==> flow/design.v <==
`timescale 1ns/1ps
module ddr2_test
	(
	input  wire          clk,
	input  wire          reset,
	input  wire          writes_en,
	input  wire          reads_en,
	input  wire          calib_done, 
	output reg           ib_re,
	input  wire [31:0]   ib_data,
	input  wire [7:0]    ib_count,  
	input  wire          ib_valid,
	input  wire          ib_empty,
	output reg           ob_we,
	output reg  [31:0]   ob_data,
	input  wire [9:0]    ob_count,
	output reg           p0_rd_en_o, 
	input  wire          p0_rd_empty,
	input  wire [31:0]   p0_rd_data,
	input  wire          p0_cmd_full,
	output reg           p0_cmd_en,
	output reg  [2:0]    p0_cmd_instr,
	output reg  [29:0]   p0_cmd_byte_addr,
	output wire [5:0]    p0_cmd_bl_o, 
	input  wire          p0_wr_full,
	output reg           p0_wr_en,
	output reg  [31:0]   p0_wr_data,
	output wire [3:0]    p0_wr_mask,
	output reg [26:0]		MEMORY_COUNT  
	);
localparam FIFO_SIZE      = 1024;
localparam BURST_LEN      = 10;   
wire        rd_fifo_afull;
reg  [29:0] cmd_byte_addr_wr, cmd_byte_addr_rd;
reg  [5:0]  burst_cnt;
reg         write_mode;
reg         read_mode;
reg         reset_d;
assign p0_cmd_bl_o = BURST_LEN - 1;
assign p0_wr_mask = 4'b0000;
always @(posedge clk) write_mode <= writes_en;
always @(posedge clk) read_mode <= reads_en;
always @(posedge clk) reset_d <= reset;
integer state;
localparam s_idle  = 0,
           s_write1 = 10,
           s_write2 = 11,
           s_write3 = 12,
           s_read1 = 20,
           s_read2 = 21,
           s_read3 = 22,
           s_read4 = 23,
			  s_writecmd0 = 30,
			  s_writecmd1 = 31,
			  s_readcmd0 = 40,
			  s_readcmd1 = 41;
always @(posedge clk) begin
	if (reset_d) begin
		state           	<= s_idle;
		burst_cnt       	<= BURST_LEN;
		cmd_byte_addr_wr  <= 0;
		cmd_byte_addr_rd  <= 0;
		p0_cmd_instr 		<= 3'b0;
		p0_cmd_byte_addr 	<= 30'b0;
		MEMORY_COUNT		<= 0;
		p0_cmd_instr 	<= 3'd0;
		p0_cmd_en 		<= 1'b0;
		p0_wr_en 		<= 1'b0;
		p0_rd_en_o 		<= 1'b0;
		ib_re 			<= 1'b0;
		ob_we 			<= 1'b0;
	end else begin
		case (state)
			s_idle: begin
				p0_cmd_en 	<= 1'b0;  
				p0_wr_en 	<= 1'b0;	
				p0_rd_en_o 	<= 1'b0;
				ib_re 		<= 1'b0;
				ob_we 		<= 1'b0;
				burst_cnt <= BURST_LEN;
				if ((p0_cmd_full == 1'b0) && (p0_cmd_en == 1'b0) && calib_done==1 && write_mode==1 && (ib_count >= BURST_LEN) && (MEMORY_COUNT<(27'd0-4*BURST_LEN))) begin
					state <= s_write1;
				end else if ((p0_cmd_full == 1'b0) && (p0_cmd_en == 1'b0) && calib_done==1 && read_mode==1 && (ob_count<(FIFO_SIZE-1-4*BURST_LEN) ) && (MEMORY_COUNT>4*BURST_LEN)) begin
					state <= s_readcmd0;
				end
			end
			s_write1: begin
				p0_wr_en <= 1'b0;					  
				ib_re <= 1'b1;
				state <= s_write2;
			end
			s_write2: begin
				ib_re <= 1'b0;
				if(ib_valid==1) begin
					p0_wr_data <= ib_data;
					burst_cnt <= burst_cnt - 1;
					state <= s_write3;
				end
			end
			s_write3: begin
				if (p0_wr_full == 1'b0) begin
					p0_wr_en   <= 1'b1;
					if (burst_cnt == 6'd0) begin
						state <= s_writecmd0;
						MEMORY_COUNT	  <= MEMORY_COUNT+4*BURST_LEN;
					end else begin
						state 			  <= s_write1;
					end
				end
			end
			s_writecmd0: begin
				p0_wr_en    	  <= 1'b0;
				p0_cmd_byte_addr <= cmd_byte_addr_wr;
				cmd_byte_addr_wr <= cmd_byte_addr_wr + 4*BURST_LEN;  
				p0_cmd_instr     <= 3'b000;
				state 			  <= s_writecmd1;
			end
			s_writecmd1: begin
				p0_cmd_en <= 1'b1;				 
				state <= s_idle;					 
			end
			s_readcmd0: begin
				p0_cmd_instr <= 3'b001;						 	 
				p0_cmd_byte_addr <= cmd_byte_addr_rd; 	 
				state <= s_readcmd1;	
			end
			s_readcmd1: begin
				p0_cmd_en <= 1'b1;					 
				state <= s_read1;	
			end
			s_read1: begin
				p0_cmd_en <= 1'b0;				  
				if (p0_rd_empty==0) begin 		  
					p0_rd_en_o  <= 1'b1;			  
					state <= s_read2;
				end
			end
			s_read2: begin
				ob_data <= p0_rd_data;		 
				p0_rd_en_o  <= 1'b0;					 	 
				state <= s_read3;
			end
			s_read3: begin
				ob_we 		  <= 1'b1;		 
				burst_cnt <= burst_cnt - 1;		 
				state <= s_read4;
			end
			s_read4: begin
				ob_we <= 1'b0;								 
				if ((burst_cnt == 6'd0)) begin 	 
					MEMORY_COUNT <= MEMORY_COUNT - 4*BURST_LEN; 			 
					cmd_byte_addr_rd	<= cmd_byte_addr_rd + 4*BURST_LEN;  
					state <= s_idle;
				end else begin
					state <= s_read1;
				end
			end
		endcase
	end
end
endmodule
Reports on ddr2_test
Tool output for the design above, in the order of the flow.
Lines are those of the file above, counted from 1.
Cell names lack the library's common part.
{ "design": {"top_module": "ddr2_test", "clock": "clk", "lib": "sky130hd", "lib_corner": "tt_025C_1v80"} }

Word level
Yosys after proc, flatten, opt, wreduce and memory -nomap, before mapping. Memory bits, and registers merged into a memory's read port (data or address), are not among the register bits. Print and check cells are not counted. Equal cells are merged and count once.
{ "bits": {"regBits": 230, "input_bits": 92, "output_inout_bits": 139, "wordCells": 102} }
{ "op_classes": {"addsub": 5, "compare": 4, "eq_ne": 17, "n_mux": 23, "logic": 3, "reduce_logical": 33} }
{ "op_table": {"columns": ["cell", "count"], "rows": [
  ["parallel mux 32 bit (select 12 bit)", 1],
  ["== test 32 x 5 -> 1 bit (second input constant)", 6],
  ["2-to-1 mux 32 bit", 5],
  ["== test 32 x 4 -> 1 bit (second input constant)", 3],
  ["2-to-1 mux 27 bit", 3],
  ["== test 32 x 6 -> 1 bit (second input constant)", 2],
  ["adder 30 x 6 -> 30 bit (second input constant)", 2],
  ["parallel mux 30 bit (select 2 bit)", 1],
  ["parallel mux 27 bit (select 2 bit)", 1],
  ["< comparator 27 x 32 -> 1 bit (second input constant)", 1],
  ["logical NOT 32 bit", 1],
  ["adder 27 x 6 -> 27 bit (second input constant)", 1],
  ["subtractor 27 x 6 -> 27 bit (second input constant)", 1],
  ["> comparator 27 x 6 -> 1 bit (second input constant)", 1],
  ["parallel mux 6 bit (select 3 bit)", 1],
  ["nonzero test 2 bit", 7],
  ["nonzero test 12 bit", 1],
  ["< comparator 10 bit (second input constant)", 1],
  ["inequality test 2 bit (second input constant)", 5],
  ["AND reduction 2 bit", 5],
  ["OR reduction 2 bit", 5],
  ["2-to-1 mux 5 bit", 2],
  ["parallel mux 1 bit (select 2 bit)", 5],
  ["logical AND 1 bit", 8],
  [">= comparator 8 x 4 -> 1 bit (second input constant)", 1],
  ["subtractor 6 x 1 -> 6 bit (second input constant)", 1],
  ["logical NOT 6 bit", 1],
  ["parallel mux 3 bit (select 2 bit)", 1]
]} }
Other operator kinds: 9; their cells: 12.

Longest topological paths
Depth = most cells in a row (Yosys ltp): at word level without a register or memory, in the mapped netlist without a sequential cell, where the memories' decode and read muxes count.
{ "depth": {"word_depth": 9, "abc_area": 0, "mapped_depth": 7, "ltp_nobuf": 7} }

Netlist
Source: synth_stat.txt of the flow (Yosys; design flattened, memories mapped). It holds for the ABC_AREA given above (unset counts as 0); a run with the other value may have another netlist.
{ "types": {"columns": ["type", "count", "area_total_um2"], "rows": [
  ["dfxtp_1", 132, 2.64E+03],
  ["edfxtp_1", 64, 1.92E+03],
  ["nor2_1", 138, 517.997],
  ["xnor2_1", 52, 455.437],
  ["a21oi_1", 48, 240.23],
  ["mux2i_1", 22, 220.211],
  ["nor4_1", 28, 175.168],
  ["a211oi_1", 19, 142.637],
  ["buf_4", 18, 135.13],
  ["nor3_1", 26, 130.125],
  ["nor2b_1", 19, 118.864],
  ["clkbuf_1", 30, 112.608],
  ["nand2_1", 30, 112.608],
  ["nand3_1", 20, 100.096],
  ["or3_1", 15, 93.84],
  ["o21ai_0", 18, 90.086],
  ["ha_1", 7, 87.584],
  ["xor2_1", 10, 87.584]
]} }
Not listed: further types 38, cells in them 131.
{ "synth_totals": {"mapped_cells": 827, "yosys_area_um2": 8299.2, "seqArea_um2": 4564.4, "ff_cells": 196, "buffers": 62} }

Timing after synthesis
OpenSTA on the mapped netlist: ideal clock, no wires. The path of least setup slack (recovery checks aside). Input and output delay are each 20% of the period. Register names are those of the netlist, which keeps one name where synthesis merged equal registers.
{ "synth_timing": {"kind": "flip-flop to flip-flop", "from": "register reset_d", "to": "register ob_data[0]", "clock_period_ns": 3.0, "setup_time_ns": 0.426, "t_first_pin_ns": 0.000, "arrival_time_ns": 2.179, "required_time_ns": 2.574, "path_slack_ns": 0.395, "delay_ns": 2.605, "path_stages": 4, "n_path_buf": 2, "period_less_setup_slack_ns": 2.605} }
"delay_ns" = arrival - input delay + setup time.
"path_stages" counts driving pins, that of a launching flip-flop among them; a cell with two outputs on the path counts twice.
"period_less_setup_slack_ns" is the clock period less the worst setup slack; recovery checks do not enter. This is arithmetic on one report: input and output delays are still those of the set period (20% each).
The rows between start and end are the longest chain of elaborated cells between them; the timing report does not say that the signal goes this way. Where chains are equally long, one stands for them.
A line is the first line of the expression or statement that the cell stems from. Yosys adds cells for indexed reads and writes and turns some case tables into memories.
{ "synth_via": {"cell_sequence": "dfxtp_1 > clkbuf_1 > buf_1 > nor2b_1", "elab_chain_cells": 2, "cells_between": 2, "cone_lines": 0, "classes_between": "logic (1); reduce/logical (1)"} }
{ "synth_rtl": {"columns": ["element", "line", "rtl"], "rows": [
  ["start, declared", 38, "reg         reset_d;"],
  ["start, assigned", 43, "always @(posedge clk) reset_d <= reset;"],
  ["NOT 1 bit", null, null],
  ["AND reduction 2 bit", null, null],
  ["end, assigned", 139, "ob_data <= p0_rd_data;"],
  ["end, declared", 15, "output reg [31:0] ob_data,"]
]} }

Path in the finished layout
Path of least setup slack in the final report of run 3 (OpenROAD, finished layout, wires in). Where an end is a register, its clock arrival counts in the times.
{ "layout_timing": {"kind": "flip-flop to flip-flop", "from": "register MEMORY_COUNT[7]", "to": "register MEMORY_COUNT[26]", "clock_period_ns": 2.43, "setup_time_ns": 0.11, "t_first_pin_ns": 0.42, "arrival_time_ns": 2.51, "required_time_ns": 2.75, "path_slack_ns": 0.25, "path_stages": 6, "n_path_buf": 0} }
The rows between start and end are the longest chain of elaborated cells between them; the timing report does not say that the signal goes this way. Where chains are equally long, one stands for them.
At most two assigning lines are given for a register; there are more.
{ "layout_via": {"cell_sequence": "dfxtp_1 > nand4_1 > nor4_1 > o2111ai_1 > a211oi_1 > mux2_2", "elab_chain_cells": 4, "cells_between": 6, "cone_lines": 6, "classes_between": "add/sub (2); mux (4)"} }
{ "layout_rtl": {"columns": ["element", "line", "rtl"], "rows": [
  ["start, declared", 29, "output reg [26:0] MEMORY_COUNT"],
  ["start, assigned", 105, "MEMORY_COUNT <= MEMORY_COUNT+4*BURST_LEN;"],
  ["start, assigned", 151, "MEMORY_COUNT <= MEMORY_COUNT - 4*BURST_LEN;"],
  ["adder 27 x 6 -> 27 bit", 105, null],
  ["2-to-1 mux 27 bit", 103, "if (burst_cnt == 6'd0) begin"],
  ["2-to-1 mux 27 bit", 101, "if (p0_wr_full == 1'b0) begin"],
  ["parallel mux 27 bit (select 2 bit)", 73, "case (state)"],
  ["end, assigned", 105, null],
  ["end, assigned", 151, null],
  ["end, declared", 29, null]
]} }

Wiki page: ddr2_test / flow data

Flow measurements of ddr2_test on sky130hd: 4 stored runs with different settings, listed in no order. Input and output delays are each 20% of the period that was set; the output load is 0.01 pF.
"fin_power_mw": no workload was simulated; the value follows from the tool's default switching activity.

Run 1
==> flow/run.sh <==
#!/bin/bash
# the make line also repeats the synthesis and layout settings of config.mk as NAME=value (left out here)
make -C /OpenROAD-flow-scripts/flow DESIGN_CONFIG=/design/flow/config.mk WORK_HOME=/design/flow/orfs CLKGATE_MAP_FILE= finish
==> flow/config.mk <==
export PLATFORM = sky130hd
export DESIGN_NAME = ddr2_test
export DESIGN_NICKNAME = ddr2_test
export VERILOG_FILES = /design/flow/design.v
export SDC_FILE = /design/flow/constraint.sdc
export NUM_CORES = 4
export LEC_CHECK = 0
export ABC_AREA = 1
export CAP_MARGIN = 20
export CELL_PAD_IN_SITES_DETAIL_PLACEMENT = 2
export CELL_PAD_IN_SITES_GLOBAL_PLACEMENT = 1
export CORE_ASPECT_RATIO = 1.26
export CORE_MARGIN = 2
export CORE_UTILIZATION = 40
export CTS_CLUSTER_DIAMETER = 156
export CTS_CLUSTER_SIZE = 44
export GPL_ROUTABILITY_DRIVEN = 0
export GPL_TIMING_DRIVEN = 1
export MAX_ROUTING_LAYER = met4
export PLACE_DENSITY_LB_ADDON = 0.1
export SETUP_SLACK_MARGIN = -0.02
export SLEW_MARGIN = 20
==> flow/constraint.sdc <==
create_clock -name core_clock -period 1.95 [get_ports {clk}]
set_input_delay 0.3900 -clock core_clock [delete_from_list [all_inputs] [get_ports {clk}]]
set_output_delay 0.3900 -clock core_clock [all_outputs]
set_load 0.01 [all_outputs]

==> results of run 1, as JSON <==
{
  "outcome": "stopped before the end: clock tree synthesis reported DPL-0033"
}

Run 2
==> flow/run.sh <==
#!/bin/bash
# the make line also repeats the synthesis and layout settings of config.mk as NAME=value (left out here)
make -C /OpenROAD-flow-scripts/flow DESIGN_CONFIG=/design/flow/config.mk WORK_HOME=/design/flow/orfs CLKGATE_MAP_FILE= finish
==> flow/config.mk <==
export PLATFORM = sky130hd
export DESIGN_NAME = ddr2_test
export DESIGN_NICKNAME = ddr2_test
export VERILOG_FILES = /design/flow/design.v
export SDC_FILE = /design/flow/constraint.sdc
export NUM_CORES = 4
export LEC_CHECK = 0
export ABC_AREA = 1
export CAP_MARGIN = 20
export CELL_PAD_IN_SITES_DETAIL_PLACEMENT = 2
export CELL_PAD_IN_SITES_GLOBAL_PLACEMENT = 1
export CORE_ASPECT_RATIO = 0.53
export CORE_MARGIN = 2
export CORE_UTILIZATION = 40
export CTS_CLUSTER_DIAMETER = 156
export CTS_CLUSTER_SIZE = 44
export GPL_ROUTABILITY_DRIVEN = 1
export GPL_TIMING_DRIVEN = 0
export MAX_ROUTING_LAYER = met4
export PLACE_DENSITY_LB_ADDON = 0.1
export SETUP_SLACK_MARGIN = -0.02
export SLEW_MARGIN = 20
==> flow/constraint.sdc <==
create_clock -name core_clock -period 1.95 [get_ports {clk}]
set_input_delay 0.3900 -clock core_clock [delete_from_list [all_inputs] [get_ports {clk}]]
set_output_delay 0.3900 -clock core_clock [all_outputs]
set_load 0.01 [all_outputs]

==> results of run 2, as JSON <==
{
  "outcome": "stopped before the end: clock tree synthesis reported DPL-0033"
}

Run 3
==> flow/run.sh <==
#!/bin/bash
# the make line also repeats the synthesis and layout settings of config.mk as NAME=value (left out here)
make -C /OpenROAD-flow-scripts/flow DESIGN_CONFIG=/design/flow/config.mk WORK_HOME=/design/flow/orfs CLKGATE_MAP_FILE= finish
==> flow/config.mk <==
export PLATFORM = sky130hd
export DESIGN_NAME = ddr2_test
export DESIGN_NICKNAME = ddr2_test
export VERILOG_FILES = /design/flow/design.v
export SDC_FILE = /design/flow/constraint.sdc
export NUM_CORES = 4
export LEC_CHECK = 0
export CAP_MARGIN = 20
export CORE_MARGIN = 2
export CORE_UTILIZATION = 51
export PLACE_DENSITY = 0.6
export SLEW_MARGIN = 20
==> flow/constraint.sdc <==
create_clock -name core_clock -period 2.43 [get_ports {clk}]
set_input_delay 0.4860 -clock core_clock [delete_from_list [all_inputs] [get_ports {clk}]]
set_output_delay 0.4860 -clock core_clock [all_outputs]
set_load 0.01 [all_outputs]

==> results of run 3, as JSON <==
{
  "post_synth_area_um2": 8299.2,
  "fin_power_mw": 6.469,
  "final_stdcell_area_um2": 11170.7,
  "final_die_area_um2": 17309.3,
  "fin_ws_ns": 0.248,
  "utilization_pct": 70.3
}

Run 4
==> flow/run.sh <==
#!/bin/bash
# the make line also repeats the synthesis and layout settings of config.mk as NAME=value (left out here)
make -C /OpenROAD-flow-scripts/flow DESIGN_CONFIG=/design/flow/config.mk WORK_HOME=/design/flow/orfs CLKGATE_MAP_FILE= finish
==> flow/config.mk <==
export PLATFORM = sky130hd
export DESIGN_NAME = ddr2_test
export DESIGN_NICKNAME = ddr2_test
export VERILOG_FILES = /design/flow/design.v
export SDC_FILE = /design/flow/constraint.sdc
export NUM_CORES = 4
export LEC_CHECK = 0
export CAP_MARGIN = 30
export CELL_PAD_IN_SITES_DETAIL_PLACEMENT = 2
export CORE_MARGIN = 2
export CORE_UTILIZATION = 44
export CTS_CLUSTER_SIZE = 70
export SLEW_MARGIN = 20
==> flow/constraint.sdc <==
create_clock -name core_clock -period 3.4 [get_ports {clk}]
set_input_delay 0.6800 -clock core_clock [delete_from_list [all_inputs] [get_ports {clk}]]
set_output_delay 0.6800 -clock core_clock [all_outputs]
set_load 0.01 [all_outputs]

==> results of run 4, as JSON <==
{
  "outcome": "stopped before the end: clock tree synthesis reported DPL-0033"
}
